==> flow/design.v <==
`timescale 1 ns / 1 ps
`default_nettype none
package bfp_pkg;
  function automatic logic [63:0] byte_reverse(input logic [63:0] din);
    for (int i = 0; i < 8; i++) begin
      byte_reverse[63-8*i-:8] = din[8*i+7-:8];
    end
  endfunction
endpackage
`timescale 1 ns / 1 ps
`default_nettype none
module fifo_srl #(
    parameter int ADDR_WIDTH = 4,
    parameter int DATA_WIDTH = 8
) (
    input logic clk,
    input logic rst,
    input logic  [DATA_WIDTH-1:0] din,
    input logic wr_en,
    output logic full,
    output logic [DATA_WIDTH-1:0] dout,
    output logic empty,
    input logic                   rd_en
);
  localparam int Depth = 2 ** ADDR_WIDTH;
  logic [DATA_WIDTH-1:0] srl   [Depth];
  logic [ADDR_WIDTH-1:0] addr;
  logic                  valid;
  assign full = &addr;
  always_ff @(posedge clk) begin
    if (wr_en && !full) begin
      srl[0] <= din;
      for (int i = 1; i < 16; i++) begin
        srl[i] <= srl[i-1];
      end
    end
  end
  assign dout = srl[addr];
  always_ff @(posedge clk) begin
    if (rst) begin
      addr <= '0;
    end else if (wr_en && ~rd_en && ~&addr && valid) begin
      addr <= addr + 1;
    end else if (rd_en && (&addr || (~wr_en && |addr))) begin
      addr <= addr - 1;
    end
  end
  always_ff @(posedge clk) begin
    if (rst) begin
      valid <= 1'b0;
    end else if (addr == '0 && wr_en) begin
      valid <= 1'b1;
    end else if (addr == '0 && ~wr_en && rd_en) begin
      valid <= 1'b0;
    end
  end
  assign empty = ~valid;
endmodule
`default_nettype wire
`timescale 1 ns / 1 ps
`default_nettype none
module bfp_comp_exp (
    input logic clk,
    input logic rst,
    input logic  [63:0] din_data,
    input logic din_valid,
    input logic din_sync,
    input logic din_last,
    output logic [63:0] dout_data,
    output logic [ 2:0] dout_state,
    output logic dout_valid,
    output logic dout_sync,
    output logic dout_last,
    input logic  [ 3:0] ud_iq_width
);
  function automatic logic [15:0] get_max2(input logic [15:0] din0, input logic [15:0] din1);
    logic [15:0] d0;
    logic [15:0] d1;
    d0 = din0[15] ? ~din0 : din0;
    d1 = din1[15] ? ~din1 : din1;
    get_max2 = d0 > d1 ? d0 : d1;
  endfunction
  function automatic logic [15:0] get_max4(input logic [15:0] din0, input logic [15:0] din1,
                                           input logic [15:0] din2, input logic [15:0] din3);
    logic [15:0] d0;
    logic [15:0] d1;
    d0 = get_max2(din0, din1);
    d1 = get_max2(din2, din3);
    get_max4 = d0 > d1 ? d0 : d1;
  endfunction
  function automatic logic [3:0] get_msb(input logic [15:0] din);
    get_msb = 0;
    for (int i = 1; i < 16; i++) begin
      if (din[i] ^ din[i-1]) get_msb = i;
    end
  endfunction
  function automatic logic [3:0] get_shift(input logic [3:0] msb, input logic [3:0] width);
    get_shift = width == 0 ? 0 : 15 - msb;
    get_shift = get_shift < 16 - width ? get_shift : 16 - width;
  endfunction
  function automatic logic [3:0] get_exp(input logic [3:0] msb, input logic [3:0] width);
    logic [4:0] temp;
    if (width == '0) begin
      temp = '0;
    end else begin
      temp = {1'b0, msb} - width + 1;
    end
    get_exp = temp[4] ? 0 : temp[3:0];
  endfunction
  function automatic logic [15:0] get_mask(input logic [3:0] w);
    logic [15:0] mask;
    case (w)
      0: mask = 16'h0000;
      1: mask = 16'h7FFF;
      2: mask = 16'h3FFF;
      3: mask = 16'h1FFF;
      4: mask = 16'h0FFF;
      5: mask = 16'h07FF;
      6: mask = 16'h03FF;
      7: mask = 16'h01FF;
      8: mask = 16'h00FF;
      9: mask = 16'h007F;
      10: mask = 16'h003F;
      11: mask = 16'h001F;
      12: mask = 16'h000F;
      13: mask = 16'h0007;
      14: mask = 16'h0003;
      default: mask = 16'h0001;
    endcase
    get_mask = mask;
  endfunction
  logic [15:0] data0  [4];
  logic [ 2:0] state0;
  generate
    for (genvar i = 0; i < 4; i++) begin : g_data0
      assign data0[i] = din_data[63-i*16-:16];
    end
  endgenerate
  always_ff @(posedge clk) begin
    if (rst || (din_valid && din_last)) begin
      state0 <= '0;
    end else if (din_valid) begin
      state0 <= state0 == 5 ? 0 : state0 + 1;
    end
  end
  logic [15:0] max1;
  logic [ 2:0] state1;
  logic        valid1;
  logic        last1;
  always_ff @(posedge clk) begin
    max1 <= get_max4(data0[0], data0[1], data0[2], data0[3]);
  end
  always_ff @(posedge clk) begin
    state1 <= state0;
    valid1 <= din_valid;
    last1  <= din_last;
  end
  logic [15:0] max2;
  logic [ 2:0] state2;
  logic [ 3:0] shift2;
  logic [ 3:0] exp2;
  logic        valid2;
  logic        last2;
  always_ff @(posedge clk) begin
    if (valid1) begin
      if (state1 == 0) begin
        max2 <= max1;
      end else begin
        max2 <= get_max2(max1, max2);
      end
    end
  end
  assign shift2 = get_shift(get_msb(max2), ud_iq_width);
  assign exp2   = get_exp(get_msb(max2), ud_iq_width);
  always_ff @(posedge clk) begin
    state2 <= state1;
    valid2 <= valid1;
    last2  <= last1;
  end
  logic [64:0] fifo3;
  logic [15:0] mask3;
  logic [15:0] data3  [4];
  logic [ 3:0] shift3;
  logic [ 3:0] exp3;
  logic [ 2:0] state3;
  logic        empty3;
  logic        valid3;
  logic        sync3;
  logic        last3;
  always_ff @(posedge clk) begin
    mask3 <= get_mask(ud_iq_width) >> 1;
  end
  generate
    for (genvar i = 0; i < 4; i++) begin : g_data3
      assign data3[i] = fifo3[63-i*16-:16];
    end
  endgenerate
  always_ff @(posedge clk) begin
    if (rst || (valid3 && last3)) begin
      state3 <= '0;
    end else if (~empty3 || valid3) begin
      state3 <= state3 == 5 ? 0 : state3 + 1;
    end
  end
  assign valid3 = ~empty3 || state3 > 0;
  always_ff @(posedge clk) begin
    if (rst) begin
      sync3 <= 1'b0;
    end else if (valid3 && last3) begin
      sync3 <= 1'b0;
    end else if (valid3) begin
      sync3 <= 1'b1;
    end
  end
  assign last3 = fifo3[64];
  logic [15:0] mask4;
  logic [15:0] data4  [4];
  logic [ 3:0] exp4;
  logic [ 2:0] state4;
  logic        valid4;
  logic        sync4;
  logic        last4;
  always_ff @(posedge clk) begin
    mask4 <= ~get_mask(ud_iq_width);
  end
  generate
    for (genvar i = 0; i < 4; i++) begin : g_data4
      always_ff @(posedge clk) begin
        data4[i] <= (data3[i] << shift3) | mask3;
      end
    end
  endgenerate
  always_ff @(posedge clk) begin
    exp4   <= exp3;
    state4 <= state3;
    valid4 <= valid3;
    sync4  <= sync3;
    last4  <= last3;
  end
  logic [63:0] data5_or;
  logic [63:0] data5_shift[4];
  logic [15:0] data5      [4];
  logic [ 6:0] shift5     [4];
  logic [ 3:0] exp5;
  logic [ 2:0] state5;
  logic        valid5;
  logic        sync5;
  logic        last5;
  generate
    for (genvar i = 0; i < 4; i++) begin : g_data5
      always_ff @(posedge clk) begin
        if (data4[i] == 16'h7FFF) begin
          data5[i] <= data4[i] & mask4;
        end else begin
          data5[i] <= (data4[i] + 1) & mask4;
        end
      end
      always_comb begin
        data5_shift[i] = {data5[i], 48'b0} >> shift5[i];
      end
    end
  endgenerate
  always_comb begin
    if (state5 == 0) begin
      data5_or = {4'b0, exp5, 56'b0};
    end else begin
      data5_or = 64'b0;
    end
    for (int i = 0; i < 4; i++) begin
      data5_or = data5_or | data5_shift[i];
    end
  end
  generate
    for (genvar i = 0; i < 4; i++) begin : g_shift5
      always_ff @(posedge clk) begin
        if (state4 == 0) begin
          shift5[i] <= i * ud_iq_width + 8;
        end else begin
          shift5[i] <= i * ud_iq_width;
        end
      end
    end
  endgenerate
  always_ff @(posedge clk) begin
    exp5   <= exp4;
    state5 <= state4;
    valid5 <= valid4;
    sync5  <= sync4;
    last5  <= last4;
  end
  always_ff @(posedge clk) begin
    dout_data  <= data5_or;
    dout_state <= state5;
    dout_sync  <= sync5;
    dout_valid <= valid5;
    dout_last  <= last5;
  end
  logic [7:0] exp_fifo_din;
  logic       exp_fifo_wr;
  logic [7:0] exp_fifo_dout;
  logic       exp_fifo_rd;
  assign exp_fifo_din = {shift2, exp2};
  assign exp_fifo_wr  = valid2 && (state2 == 5 || last2);
  assign exp_fifo_rd  = (state3 == 0);
  assign {shift3, exp3} = exp_fifo_dout;
  fifo_srl #(
      .DATA_WIDTH(8)
  ) i_exp_fifo (
      .clk  (clk),
      .rst  (rst),
      .din  (exp_fifo_din),
      .wr_en(exp_fifo_wr),
      .full (   ),
      .dout (exp_fifo_dout),
      .empty(empty3),
      .rd_en(exp_fifo_rd)
  );
  fifo_srl #(
      .DATA_WIDTH(65)
  ) i_data_fifo (
      .clk  (clk),
      .rst  (rst),
      .din  ({din_last, din_data}),
      .wr_en(din_valid),
      .full (   ),
      .dout (fifo3),
      .empty(   ),
      .rd_en(valid3)
  );
endmodule
`default_nettype wire
`timescale 1 ns / 1 ps
`default_nettype none
module bfp_comp_gearbox (
    input logic clk,
    input logic rst,
    input logic  [63:0] din_data,
    input logic  [ 2:0] din_state,
    input logic din_valid,
    input logic din_sync,
    input logic din_last,
    output logic [63:0] m_axis_tdata,
    output logic [ 7:0] m_axis_tkeep,
    output logic m_axis_tvalid,
    output logic m_axis_tlast,
    input logic [3:0] ud_iq_width
);
  logic [63:0] data_shift;
  logic [63:0] data_shift_f;
  logic [63:0] tdata;
  logic [63:0] tdata_f;
  logic [ 4:0] cnt;
  logic [ 4:0] cnt_next;
  logic [ 5:0] shift;
  logic        last_extend;
  assign {data_shift, data_shift_f} = {din_data, 64'b0} >> shift;
  always_ff @(posedge clk) begin
    if (rst) begin
      cnt <= '0;
    end else if (din_valid && din_last && cnt_next > 16) begin
      cnt <= cnt_next;
    end else if (din_valid && din_last) begin
      cnt <= '0;
    end else if (din_valid) begin
      cnt <= cnt_next;
    end else if (last_extend) begin
      cnt <= '0;
    end
  end
  always_comb begin
    if (din_state == 0) begin
      cnt_next = (cnt & 5'h0F) + 2 + ud_iq_width;
    end else begin
      cnt_next = (cnt & 5'h0F) + ud_iq_width;
    end
  end
  assign shift = {cnt[3:0], 2'b0};
  always_ff @(posedge clk) begin
    last_extend <= din_valid && din_last && (cnt_next > 16);
  end
  always_ff @(posedge clk) begin
    if (last_extend) begin
        tdata <= tdata_f | data_shift;
    end else if (din_valid) begin
      if (~din_sync) begin
        tdata <= data_shift;
      end else if (cnt[4]) begin
        tdata <= tdata_f | data_shift;
      end else begin
        tdata <= tdata | data_shift;
      end
    end
  end
  always_ff @(posedge clk) begin
    if (din_valid) begin
      tdata_f <= data_shift_f;
    end
  end
  assign m_axis_tdata  = bfp_pkg::byte_reverse(tdata);
  always_ff @(posedge clk) begin
    if (din_valid && din_last) begin
      m_axis_tvalid <= 1'b1;
    end else if (last_extend) begin
      m_axis_tvalid <= 1'b1;
    end else if (din_valid && cnt_next >= 16) begin
      m_axis_tvalid <= 1'b1;
    end else begin
      m_axis_tvalid <= 1'b0;
    end
  end
  always_ff @(posedge clk) begin
    if (din_valid && din_last && cnt_next <= 16) begin
      m_axis_tlast <= 1'b1;
    end else if (last_extend) begin
      m_axis_tlast <= 1'b1;
    end else if (din_valid) begin
      m_axis_tlast <= 1'b0;
    end
  end
  always_ff @(posedge clk) begin
    if (din_valid && din_last && cnt_next < 16) begin
      m_axis_tkeep <= 8'hFF >> (8 - shift / 8);
    end else if (last_extend) begin
      m_axis_tkeep <= 8'hFF >> (8 - shift / 8);
    end else if (din_valid) begin
      m_axis_tkeep <= 8'hFF;
    end
  end
endmodule
`default_nettype wire
`timescale 1 ns / 1 ps
`default_nettype none
module bfp_comp (
    input logic clk,
    input logic rst,
    input logic  [63:0] s_axis_tdata,
    input logic  [ 7:0] s_axis_tkeep,
    input logic s_axis_tvalid,
    input logic s_axis_tlast,
    input logic  [31:0] s_axis_tuser,
    output logic [63:0] m_axis_tdata,
    output logic [ 7:0] m_axis_tkeep,
    output logic m_axis_tvalid,
    output logic m_axis_tlast,
    output logic [31:0] m_axis_tuser,
    input logic  [ 3:0] ctrl_ud_comp_meth,
    input logic  [ 3:0] ctrl_ud_iq_width
);
  logic [63:0] s_axis_tdata_reversed;
  logic [63:0] data0;
  logic        valid0;
  logic        last0;
  logic [31:0] user0;
  logic        sync0;
  logic [ 3:0] ud_iq_width;
  logic [63:0] d0_data;
  logic [ 2:0] d0_state;
  logic        d0_valid;
  logic        d0_sync;
  logic        d0_last;
  logic [31:0] fifo_din;
  logic        fifo_wr;
  logic [31:0] fifo_dout;
  logic        fifo_rd;
  assign s_axis_tdata_reversed = bfp_pkg::byte_reverse(s_axis_tdata);
  always_ff @(posedge clk) begin
    data0  <= s_axis_tdata_reversed;
    valid0 <= s_axis_tvalid;
    last0  <= s_axis_tlast;
    user0  <= s_axis_tuser;
  end
  always_ff @(posedge clk) begin
    if (rst || (valid0 && last0)) begin
      sync0 <= 1'b0;
    end else if (valid0) begin
      sync0 <= 1'b1;
    end
  end
  assign fifo_din = user0;
  assign fifo_wr  = valid0 && ~sync0;
  assign fifo_rd  = d0_valid & ~d0_sync;
  always_ff @(posedge clk) begin
    if (fifo_rd) begin
      m_axis_tuser <= fifo_dout;
    end
  end
  always_ff @(posedge clk) begin
    if (ctrl_ud_comp_meth == 1) begin
      ud_iq_width <= ctrl_ud_iq_width;
    end else begin
      ud_iq_width <= '0;
    end
  end
  bfp_comp_exp i_exp (
      .clk        (clk),
      .rst        (rst),
      .din_data   (data0),
      .din_valid  (valid0),
      .din_sync   (sync0),
      .din_last   (last0),
      .dout_data  (d0_data),
      .dout_state (d0_state),
      .dout_valid (d0_valid),
      .dout_sync  (d0_sync),
      .dout_last  (d0_last),
      .ud_iq_width(ud_iq_width)
  );
  bfp_comp_gearbox i_gearbox (
      .clk          (clk),
      .rst          (rst),
      .din_data     (d0_data),
      .din_state    (d0_state),
      .din_valid    (d0_valid),
      .din_sync     (d0_sync),
      .din_last     (d0_last),
      .m_axis_tdata (m_axis_tdata),
      .m_axis_tkeep (m_axis_tkeep),
      .m_axis_tvalid(m_axis_tvalid),
      .m_axis_tlast (m_axis_tlast),
      .ud_iq_width  (ud_iq_width)
  );
  fifo_srl #(
      .DATA_WIDTH(32)
  ) i_user_fifo (
      .clk  (clk),
      .rst  (rst),
      .din  (fifo_din),
      .wr_en(fifo_wr),
      .full (   ),
      .dout (fifo_dout),
      .empty(   ),
      .rd_en(fifo_rd)
  );
endmodule
`default_nettype wire
== From RTL to reports: bfp_comp ==
Tool output for the design above, in the order of the flow.
Line numbers count from 1 in the design file above.
Operators carry their Yosys type and port widths (W data, S select, Z words).
The mark n/a stands for no value.
Design
  top: bfp_comp
  clock: clk
  cell library: sky130hd
  library corner: tt_025C_1v80

== Word level ==
Counts by Yosys on the flattened word-level netlist (proc, flatten, opt, wreduce). Print and check cells are left out. Cells with the same type and inputs are merged into one.
Memory sizes are those after Yosys's memory passes, which may raise the word count (mostly to a power of two), join words into wider ones and drop unused or constant bits.
Word-level totals
  register bits after elaboration: 2297
  ROM bits: 480
  clocked read ports x word width: 30
  memories: 2
  bits of input ports: 116
  output and inout port bits: 106
  word-level cells: 403
Memory list
  (no name shown): depth 16, width 15, read ports 1, wr ports 0, line 112  | case (w)
  (no name shown): depth 16, width 15, read ports 1, wr ports 0, line 112
Cells by class
  add/sub/neg operators: 23
  multiply operators: 1
  magnitude comparators: 10
  equal/unequal tests: 53
  shift-type cells: 10
  mux-type cells: 69
  bitwise logic cells: 49
  reduce/logical cells: 75
Operators with widths (count)
  $pmux W65 S16: 1
  $pmux W32 S16: 1
  $or A64 B64 Y64: 5
  $mux W64: 4
  $mux W16: 15
  $shr A128 B6 Y128: 1
  $and A16 B16 Y16: 8
  $shr A64 B7 Y64: 2
  $pmux W8 S16: 1
  $not A16 Y16: 7
  $eq A4 B4 Y1 const B: 24
  $mux W4: 19
  $add A16 B1 Y16 const B: 4
  $eq A16 B15 Y1 const B: 4
  $or A16 B15 Y16: 4
  $gt A16 B16 Y1: 4
  $shl A16 B4 Y16: 4
  $or A60 B64 Y64: 1
  $shr A64 B5 Y64: 1
  $shr A64 B6 Y64: 1
  $mux W60: 1
  $eq A4 B3 Y1 const B: 12
  $logic_and A1 B1 Y1: 36
  $mux W5: 7
  $lt A4 B32 Y1: 1
  $shr A8 B32 Y8 const A: 1
  $eq A4 B2 Y1 const B: 6
  $mux W8: 3
Other operator kinds: 39; their cells: 112.

== Logic depth ==
Yosys ltp: most cells in a row. Word level: on the elaborated netlist, between registers, memories and ports. Mapped: between sequential cells and ports; inverters and the memories' decode and read muxes count.
Logic depth
  depth in word-level cells: 20
  ABC_AREA: 0
  mapped depth: 24
  mapped depth without buffers: 20

== After synthesis ==
The flow's flattened synthesis, as Yosys stat reports it; memories are mapped. The netlist is that of the ABC_AREA named above (0 if unset); the other value can give another one.
Mapped netlist
  mapped cells: 6553
  synthesis area: 93674.8 um^2
  sequential part of the area: 64531.9 um^2
  flip-flops: 2294
  buffers: 424
Cell types
  sky130_fd_sc_hd__edfxtp_1: count 1859, total area 5.58E+04 um^2
  sky130_fd_sc_hd__dfxtp_1: count 435, total area 8.71E+03 um^2
  sky130_fd_sc_hd__mux2i_1: count 337, total area 3.37E+03 um^2
  sky130_fd_sc_hd__a22oi_1: count 319, total area 2.39E+03 um^2
  sky130_fd_sc_hd__nand2_1: count 440, total area 1.65E+03 um^2
  sky130_fd_sc_hd__ha_1: count 113, total area 1.41E+03 um^2
  sky130_fd_sc_hd__a21oi_1: count 261, total area 1.31E+03 um^2
  sky130_fd_sc_hd__a22o_1: count 143, total area 1.25E+03 um^2
  sky130_fd_sc_hd__a221oi_1: count 142, total area 1.24E+03 um^2
  sky130_fd_sc_hd__nor2_1: count 327, total area 1.23E+03 um^2
  sky130_fd_sc_hd__o21ai_0: count 189, total area 945.907 um^2
  sky130_fd_sc_hd__mux4_2: count 41, total area 923.386 um^2
  sky130_fd_sc_hd__a222oi_1: count 89, total area 890.854 um^2
  sky130_fd_sc_hd__mux2_2: count 77, total area 867.082 um^2
  sky130_fd_sc_hd__clkbuf_1: count 186, total area 698.17 um^2
  sky130_fd_sc_hd__buf_2: count 136, total area 680.653 um^2
  sky130_fd_sc_hd__xor2_1: count 64, total area 560.538 um^2
  sky130_fd_sc_hd__inv_1: count 148, total area 555.533 um^2
Other cell types: 85; their cells: 1247.
The figures by module come from a second, unflattened synthesis with its own total; it is not the netlist above.
Unflattened totals
  cells (unflattened synthesis): 6581
  area (unflattened synthesis): 93652.3 um^2
Rows give one instance, submodules left out.
By module
  fifo_srl #(DATA_WIDTH=65): times used 1, cells 2198, area 38959.9 um^2
  fifo_srl #(DATA_WIDTH=32): times used 1, cells 1112, area 19397.4 um^2
  bfp_comp_exp: times used 1, cells 2044, area 18172.4 um^2
  bfp_comp_gearbox: times used 1, cells 750, area 8735.9 um^2
  fifo_srl #(DATA_WIDTH=8): times used 1, cells 333, area 5291.3 um^2
  bfp_comp: times used 1, cells 144, area 3095.5 um^2

== Timing after synthesis ==
Source: OpenSTA report_checks on the synthesized netlist (no wires, ideal clock, input and output delay 20% of the period each), path of least setup slack; recovery checks are left aside. Register names are those of the netlist, which keeps one name where synthesis merged equal registers.
Timing post-synthesis
  path type: reg2reg
  start point: register i_exp.i_data_fifo.addr[0]
  end point: register i_exp.i_data_fifo.addr[1]
  clock period: 8138 ps
  launch time at the first pin: 0 ps
  arrival time: 53188 ps
  data required time: 8054 ps
  slack: -45134 ps
  delay of the path: 53272 ps
  stages: 9
  buffers on the path: 2
  synthesis period reached: 53272 ps
"delay of the path" = arrival - input delay + setup time.
"stages" counts driving pins, that of a launching flip-flop among them; a cell with two outputs on the path counts twice.
"synthesis period reached" = period - worst setup slack (recovery checks aside). The figure is calculated, with input and output delays left at 20% of the set period.
The rows between start and end are the longest chain of elaborated cells between them; the timing report does not say that the signal goes this way. Where chains are equally long, one stands for them.
Each line given opens the expression or statement behind the cell; cells for indexed reads and writes are added by Yosys, which also makes memories of some case tables.
A register here has more assigning lines than the two given.
Between the ends, post-synthesis
  path through: sky130_fd_sc_hd__dfxtp_1 -> sky130_fd_sc_hd__ha_1 -> sky130_fd_sc_hd__buf_6 -> sky130_fd_sc_hd__and3_1 -> sky130_fd_sc_hd__buf_2 -> sky130_fd_sc_hd__nor2b_1 -> sky130_fd_sc_hd__nor3b_1 -> sky130_fd_sc_hd__mux2_2 -> sky130_fd_sc_hd__nor3_1
  cells in the longest elaborated chain: 6
  elaborated cells on any way between the ends: 13
Ends and longest elaborated chain, post-synthesis
  start, declared: line 27  | logic [ADDR_WIDTH-1:0] addr;
  start, assigned: line 43  | addr <= addr + 1;
  start, assigned: line 45  | addr <= addr - 1;
  $reduce_or A4 Y1: line 44  | end else if (rd_en && (&addr || (~wr_en && |addr))) begin
  $logic_and A1 B1 Y1: line 44
  $logic_or A1 B1 Y1: line 44
  $logic_and A1 B1 Y1: line 44
  $mux W4: line 44
  $mux W4: line 42  | end else if (wr_en && ~rd_en && ~&addr && valid) begin
  end, assigned: line 43
  end, assigned: line 45
  end, declared: line 27

== Timing after layout ==
Path of least setup slack in the final report of flow run 1 (OpenROAD, finished layout, wires in). Where an end is a register, its clock arrival counts in the times.
The path's times are printed in steps of 10 ps; the period is the one set.
Timing after layout
  path type: reg2reg
  start point: register i_exp.i_data_fifo.addr[0]
  end point: register i_exp.data4[3][13]
  clock period: 5620 ps
  launch time at the first pin: 870 ps
  arrival time: 6060 ps
  data required time: 6300 ps
  slack: 240 ps
  stages: 13
  buffers on the path: 2
The rows between start and end are the longest chain of elaborated cells between them; the timing report does not say that the signal goes this way. Where chains are equally long, one stands for them.
A register here has more assigning lines than the two given.
Between the ends, after layout
  path through: sky130_fd_sc_hd__dfxtp_2 -> sky130_fd_sc_hd__inv_1 -> sky130_fd_sc_hd__ha_1 -> sky130_fd_sc_hd__or3_1 -> sky130_fd_sc_hd__buf_2 -> sky130_fd_sc_hd__nor2_4 -> sky130_fd_sc_hd__buf_2 -> sky130_fd_sc_hd__a21oi_1 -> sky130_fd_sc_hd__a21oi_1 -> sky130_fd_sc_hd__mux2i_1 -> sky130_fd_sc_hd__o22ai_1 -> sky130_fd_sc_hd__nor2_1 -> sky130_fd_sc_hd__a221oi_1
  cells in the longest elaborated chain: 4
  elaborated cells on any way between the ends: 19
Ends and longest elaborated chain, after layout
  start, declared: line 27  | logic [ADDR_WIDTH-1:0] addr;
  start, assigned: line 43  | addr <= addr + 1;
  start, assigned: line 45  | addr <= addr - 1;
  $eq A4 B4 Y1: line 38  | assign dout = srl[addr];
  $pmux W65 S16: line 38
  $shl A16 B4 Y16: line 229  | data4[i] <= (data3[i] << shift3) | mask3;
  $or A16 B15 Y16: line 229
  end, assigned: line 229
  end, declared: line 217  | logic [15:0] data4  [4];

Appendix: measured runs

Below are 3 stored runs of the flow (Yosys, OpenROAD; platform sky130hd) on bfp_comp, each with its settings and what was measured, unordered. Constraints: input delay and output delay 20% of the set period each, output load 0.01 pF.
"period achieved": clock period set for the run, less the worst setup slack. It is reckoned from that one timing run; input and output delays stay at 20% of the period that was set.
"worst path time" means the part of the period allowed to the worst setup path (the constraints hold back 20% at inputs and 20% at outputs) less its slack; where the path has registers, the arrival times of their clocks count too.
"total design power" rests on the timing tool's default activity at the inputs, not on a simulated workload.
"worst path time" is given in steps of 10 ps.

==> flow run 1: settings <==
{ "CORE_ASPECT_RATIO": 1.02, "CORE_MARGIN": 5, "CORE_UTILIZATION": 64, "CTS_CLUSTER_DIAMETER": 224, "CTS_CLUSTER_SIZE": 96, "GPL_ROUTABILITY_DRIVEN": 0, "GPL_TIMING_DRIVEN": 0, "PLACE_DENSITY_LB_ADDON": 0.05, "TNS_END_PERCENT": 65, "period_ns": 5.62, "CAP_MARGIN": 20, "SLEW_MARGIN": 20 }
==> flow run 1: results <==
sum of negative setup slack: 0 ps
setup slack of the worst path: 241 ps
worst path time: 5380 ps
worst setup path kind: reg2reg
area inside the die boundary: 154118.0 um^2
period achieved: 5379 ps
lowest hold slack: 346 ps
total design power: 40.230 mW
utilization after routing: 0.695
standard-cell area of the final layout: 100914.0 um^2
cell area after synthesis: 93674.8 um^2

==> flow run 2: settings <==
{ "CAP_MARGIN": 40, "CELL_PAD_IN_SITES_GLOBAL_PLACEMENT": 3, "CORE_ASPECT_RATIO": 0.65, "CORE_MARGIN": 9, "GPL_TIMING_DRIVEN": 0, "MAX_ROUTING_LAYER": "met4", "SETUP_SLACK_MARGIN": -0.55, "SLEW_MARGIN": 15, "period_ns": 8.138, "CORE_UTILIZATION": 40 }
==> flow run 2: results <==
sum of negative setup slack: 0 ps
setup slack of the worst path: 1439 ps
worst path time: 6700 ps
worst setup path kind: reg2reg
area inside the die boundary: 252338.0 um^2
period achieved: 6699 ps
lowest hold slack: 325 ps
total design power: 36.103 mW
utilization after routing: 0.477
standard-cell area of the final layout: 110550.0 um^2
cell area after synthesis: 93674.8 um^2

==> flow run 3: settings <==
{ "CAP_MARGIN": 40, "CELL_PAD_IN_SITES_GLOBAL_PLACEMENT": 3, "CORE_ASPECT_RATIO": 0.97, "CORE_UTILIZATION": 19, "GPL_ROUTABILITY_DRIVEN": 0, "GPL_TIMING_DRIVEN": 1, "MAX_ROUTING_LAYER": "met5", "PLACE_DENSITY_LB_ADDON": 0.09, "SETUP_SLACK_MARGIN": 1.76, "TNS_END_PERCENT": 50, "period_ns": 8.82, "CORE_MARGIN": 2, "SLEW_MARGIN": 20 }
==> flow run 3: results <==
sum of negative setup slack: 0 ps
setup slack of the worst path: 2514 ps
worst path time: 6310 ps
worst setup path kind: reg2reg
area inside the die boundary: 498661.0 um^2
period achieved: 6306 ps
lowest hold slack: 324 ps
total design power: 34.543 mW
utilization after routing: 0.232
standard-cell area of the final layout: 113707.0 um^2
cell area after synthesis: 93674.8 um^2
